==> flow/design.v <==
module top#(parameter m = 7)(
    input clk,
    input signed [m-1:0]noise_in,
    output reg signed [2*m-1:0]filter_out
);
    localparam signed [m-1:0] tap0 = 5;
    localparam signed [m-1:0] tap1 = 8;
    localparam signed [m-1:0] tap2 = 11;
    localparam signed [m-1:0] tap3 = 15;
    localparam signed [m-1:0] tap4 = 17;
    localparam signed [m-1:0] tap5 = 18;
    localparam signed [m-1:0] tap6 = 17;
    localparam signed [m-1:0] tap7 = 15;
    localparam signed [m-1:0] tap8 = 11;
    localparam signed [m-1:0] tap9 = 8;
    localparam signed [m-1:0] tap10 = 5;
    reg signed [m-1:0] register_0;
    reg signed [m-1:0] register_1;
    reg signed [m-1:0] register_2;
    reg signed [m-1:0] register_3;
    reg signed [m-1:0] register_4;
    reg signed [m-1:0] register_5;
    reg signed [m-1:0] register_6;
    reg signed [m-1:0] register_7;
    reg signed [m-1:0] register_8;
    reg signed [m-1:0] register_9;
    always@(posedge clk) begin
        register_0 <= noise_in;
        register_1 <= register_0;
        register_2 <= register_1;
        register_3 <= register_2;
        register_4 <= register_3;
        register_5 <= register_4;
        register_6 <= register_5;
        register_7 <= register_6;
        register_8 <= register_7;
        register_9 <= register_8;  
        filter_out <=  noise_in * tap0 +
                            register_0 * tap1 +
                            register_1 * tap2 +
                            register_2 * tap3 +
                            register_3 * tap4 +
                            register_4 * tap5 +
                            register_5 * tap6 +
                            register_6 * tap7 +
                            register_7 * tap8 +
                            register_8 * tap9 +
                            register_9 * tap10;
    end
endmodule
# --- Tool chain data of top ---
# What the tools print for top, step after step.
# Line numbers count from 1 in the design file above.
# Library cell names are shortened.
design:
  design: "top"
  clock_port: "clk"
  lib: "sky130hd"
  lib_corner: "tt_025C_1v80"

# --- Word level ---
# Counts by Yosys on the flattened word-level netlist (proc, flatten, opt, wreduce; memories kept). Register bits leave out memories and registers merged into their read ports (data or address); mux counts leave out enables and synchronous resets folded into registers. Print and check cells are left out. Cells with the same type and inputs are merged into one.
op_classes:
  mul: 9
  add_sub_neg: 10
op_table:
  columns: ["op", "count"]
  rows:
  - ["multiplier 7 x 5 -> 12 bit with constant B", 5]
  - ["multiplier 7 x 6 -> 13 bit with constant B", 2]
  - ["multiplier 7 x 4 -> 11 bit with constant B", 2]
  - ["adder 14 x 13 -> 14 bit", 3]
  - ["adder 14 x 12 -> 14 bit", 2]
  - ["adder 13 x 12 -> 14 bit", 1]
  - ["adder 14 x 10 -> 14 bit", 1]
  - ["adder 14 x 11 -> 14 bit", 1]
  - ["adder 12 x 12 -> 13 bit", 1]
  - ["adder 11 x 10 -> 12 bit", 1]
word_totals:
  register_bits: 84
  in_bits: 8
  elab_cells: 30
  out_inout_bits: 14

# --- Longest topological paths ---
# Longest topological path by Yosys (ltp), each cell counted once; first at word level (registers and memories cut), then after technology mapping (sequential cells cut; the memories' decode and read muxes count).
logic_depth:
  word_depth: 11
  ABC_AREA: 1
  ltp_mapped: 30
  ltp_nobuf: 30

# --- Synthesis result ---
# Yosys stat after the flow's synthesis: flattened, memories mapped to cells. It holds for the ABC_AREA given above (unset counts as 0); a run with the other value may have another netlist.
types:
  columns: ["cell", "count", "area_total_um2"]
  rows:
  - ["fa_1", 186, 3.72E+03]
  - ["ha_1", 163, 2.04E+03]
  - ["dfxtp_1", 84, 1.68E+03]
  - ["inv_1", 340, 1.28E+03]
  - ["nand2_1", 63, 236.477]
  - ["xor2_1", 13, 113.859]
  - ["nand3_1", 14, 70.067]
  - ["a21oi_1", 13, 65.062]
  - ["xnor2_1", 6, 52.55]
  - ["nand2_2", 6, 37.536]
  - ["o21ai_0", 5, 25.024]
  - ["or2_2", 4, 25.024]
  - ["nand3_2", 2, 20.019]
  - ["nor3_2", 1, 10.01]
  - ["a21oi_2", 1, 8.758]
  - ["o21ai_2", 1, 8.758]
  - ["clkbuf_1", 2, 7.507]
  - ["nand3b_1", 1, 7.507]
# Not listed: further types 4, cells in them 4.
mapped:
  cells: 909
  flip_flops: 84
  mapped_area_um2: 9427.8

# --- Worst setup path after synthesis ---
# OpenSTA on the mapped netlist: ideal clock, no wires. The path of least setup slack (recovery checks aside). Input and output delay are each 20% of the period. Register names are those of the netlist, which keeps one name where synthesis merged equal registers.
synth_path:
  path_type: "input to register"
  from: "input port noise_in[6]"
  to: "register filter_out[13]"
  arrival_ps: 7758
  path_delay_ps: 5870
  stages: 26
  period_ps: 10000
  path_buffers: 0
  setup_slack_ps: 2130
  launch_ps: 2000
  setup_ps: 112
  required_ps: 9888
  synth_period_reached_ps: 7870
# "path_delay_ps" is the arrival time less input delay plus setup time.
# "stages": output pins that drive a net of the path, with the launching flip-flop's if there is one; two outputs of one cell count as two.
# "synth_period_reached_ps" is the clock period less the worst setup slack; recovery checks do not enter. This is arithmetic on one report: input and output delays are still those of the set period (20% each).
# The rows between start and end are the longest chain of elaborated cells between them; the timing report does not say that the signal goes this way. Where chains are equally long, one stands for them.
# Each line given opens the expression or statement behind the cell; cells for indexed reads and writes are added by Yosys, which also makes memories of some case tables.
synth_via:
  cell_sequence: "inv_1 fa_1 inv_1 ha_1 fa_1 fa_1 inv_1 fa_1 inv_1 fa_1 fa_1 fa_1 inv_1 fa_1 inv_1 ha_1 a21oi_2 o21ai_2 nand2_1 nand3_1 nand2_1 nand2_1 a21oi_1 inv_1 nand3_1 nand2_1"
  elab_chain_cells: 11
synth_lines:
  columns: ["item", "line_no", "source"]
  rows:
  - ["from (decl)", 3, "input signed [m-1:0]noise_in,"]
  - ["multiplier 7 x 4 -> 11 bit", 38, "filter_out <=  noise_in * tap0 +"]
  - ["adder 11 x 10 -> 12 bit", 38, null]
  - ["adder 12 x 12 -> 13 bit", 38, null]
  - ["adder 13 x 12 -> 14 bit", 38, null]
  - ["adder 14 x 13 -> 14 bit x3", 38, null]
  - ["adder 14 x 12 -> 14 bit x2", 38, null]
  - ["adder 14 x 10 -> 14 bit", 38, null]
  - ["adder 14 x 11 -> 14 bit", 38, null]
  - ["to (assign)", 38, null]
  - ["to (decl)", 4, "output reg signed [2*m-1:0]filter_out"]

# --- Worst path after layout ---
# From the final timing report of flow run 1: the path of least setup slack in the routed layout; clock arrival at registers is part of the times.
# The path's times are printed in steps of 10 ps; the period is the one set.
layout_path:
  path_type: "input to register"
  from: "input port noise_in[4]"
  to: "register filter_out[12]"
  setup_ps: 60
  path_buffers: 1
  period_ps: 10000
  arrival_ps: 8020
  stages: 25
  launch_ps: 2000
  required_ps: 10300
  setup_slack_ps: 2270
# The rows between start and end are the longest chain of elaborated cells between them; the timing report does not say that the signal goes this way. Where chains are equally long, one stands for them.
layout_via:
  cell_sequence: "clkdlybuf4s15_2 inv_1 fa_1 inv_1 ha_1 fa_2 fa_1 inv_1 fa_1 inv_1 fa_1 fa_2 fa_1 inv_1 fa_1 inv_1 ha_4 a21oi_1 nand2_1 nand4_1 nand3_2 nand2_1 nand2_1 a21oi_2 xnor2_1"
  elab_chain_cells: 11
layout_lines:
  columns: ["item", "line_no", "source"]
  rows:
  - ["from (decl)", 3, "input signed [m-1:0]noise_in,"]
  - ["multiplier 7 x 4 -> 11 bit", 38, "filter_out <=  noise_in * tap0 +"]
  - ["adder 11 x 10 -> 12 bit", 38, null]
  - ["adder 12 x 12 -> 13 bit", 38, null]
  - ["adder 13 x 12 -> 14 bit", 38, null]
  - ["adder 14 x 13 -> 14 bit x3", 38, null]
  - ["adder 14 x 12 -> 14 bit x2", 38, null]
  - ["adder 14 x 10 -> 14 bit", 38, null]
  - ["adder 14 x 11 -> 14 bit", 38, null]
  - ["to (assign)", 38, null]
  - ["to (decl)", 4, "output reg signed [2*m-1:0]filter_out"]

# Below are 3 stored runs of the flow (Yosys, OpenROAD; platform sky130hd) on top, each with its settings and what was measured, unordered. Constraints: input delay and output delay 20% of the set period each, output load 0.01 pF.
# By "achieved_period_ps" is meant the clock period of the run minus its worst setup slack. This is arithmetic on one report: input and output delays are still those of the set period (20% each).
# "worst_path_time_ps" = time allowed to the worst setup path (clock period - input delay - output delay, where it has them) - its slack; a late launch clock adds to it, a late capture clock takes from it.
# "worst_path_time_ps" is given in steps of 10 ps.
runs:
  - name: "flow run 1"
    settings:
      ABC_AREA: 1
      CAP_MARGIN: 40
      CELL_PAD_IN_SITES_DETAIL_PLACEMENT: 2
      CELL_PAD_IN_SITES_GLOBAL_PLACEMENT: 1
      CORE_UTILIZATION: 30
      CTS_CLUSTER_DIAMETER: 345
      GPL_ROUTABILITY_DRIVEN: 1
      GPL_TIMING_DRIVEN: 0
      HOLD_SLACK_MARGIN: 0.01
      MAX_ROUTING_LAYER: "met4"
      SETUP_SLACK_MARGIN: 2.35
      SLEW_MARGIN: 0
      TNS_END_PERCENT: 5
      period_ns: 10.0
      CORE_MARGIN: 2
    results:
      achieved_period_ps: 7728
      post_synth_area_um2: 9427.8
      hold_worst_slack_ps: 357
      final_stdcell_area_um2: 10697.8
      worst_path_time_ps: 5730
      timing.worst_path_kind: "input to register"
      ws_setup_ps: 2272
      dieArea_um2: 32860.6
  - name: "flow run 2"
    settings:
      CORE_UTILIZATION: 40
      SETUP_SLACK_MARGIN: 0.16
      period_ns: 8.6
      CAP_MARGIN: 20
      CORE_MARGIN: 2
      SLEW_MARGIN: 20
    results:
      achieved_period_ps: 8065
      post_synth_area_um2: 9252.6
      hold_worst_slack_ps: 351
      final_stdcell_area_um2: 10118.5
      worst_path_time_ps: 6340
      timing.worst_path_kind: "input to register"
      ws_setup_ps: 535
      dieArea_um2: 24364.1
  - name: "flow run 3"
    settings:
      ABC_AREA: 1
      CELL_PAD_IN_SITES_DETAIL_PLACEMENT: 0
      CORE_MARGIN: 4
      CORE_UTILIZATION: 59
      CTS_CLUSTER_SIZE: 43
      SETUP_SLACK_MARGIN: 2.69
      period_ns: 11.3
      CAP_MARGIN: 20
      SLEW_MARGIN: 20
    results:
      achieved_period_ps: 8311
      post_synth_area_um2: 9427.8
      hold_worst_slack_ps: 355
      final_stdcell_area_um2: 10218.6
      worst_path_time_ps: 6050
      timing.worst_path_kind: "input to register"
      ws_setup_ps: 2989
      dieArea_um2: 18066.0
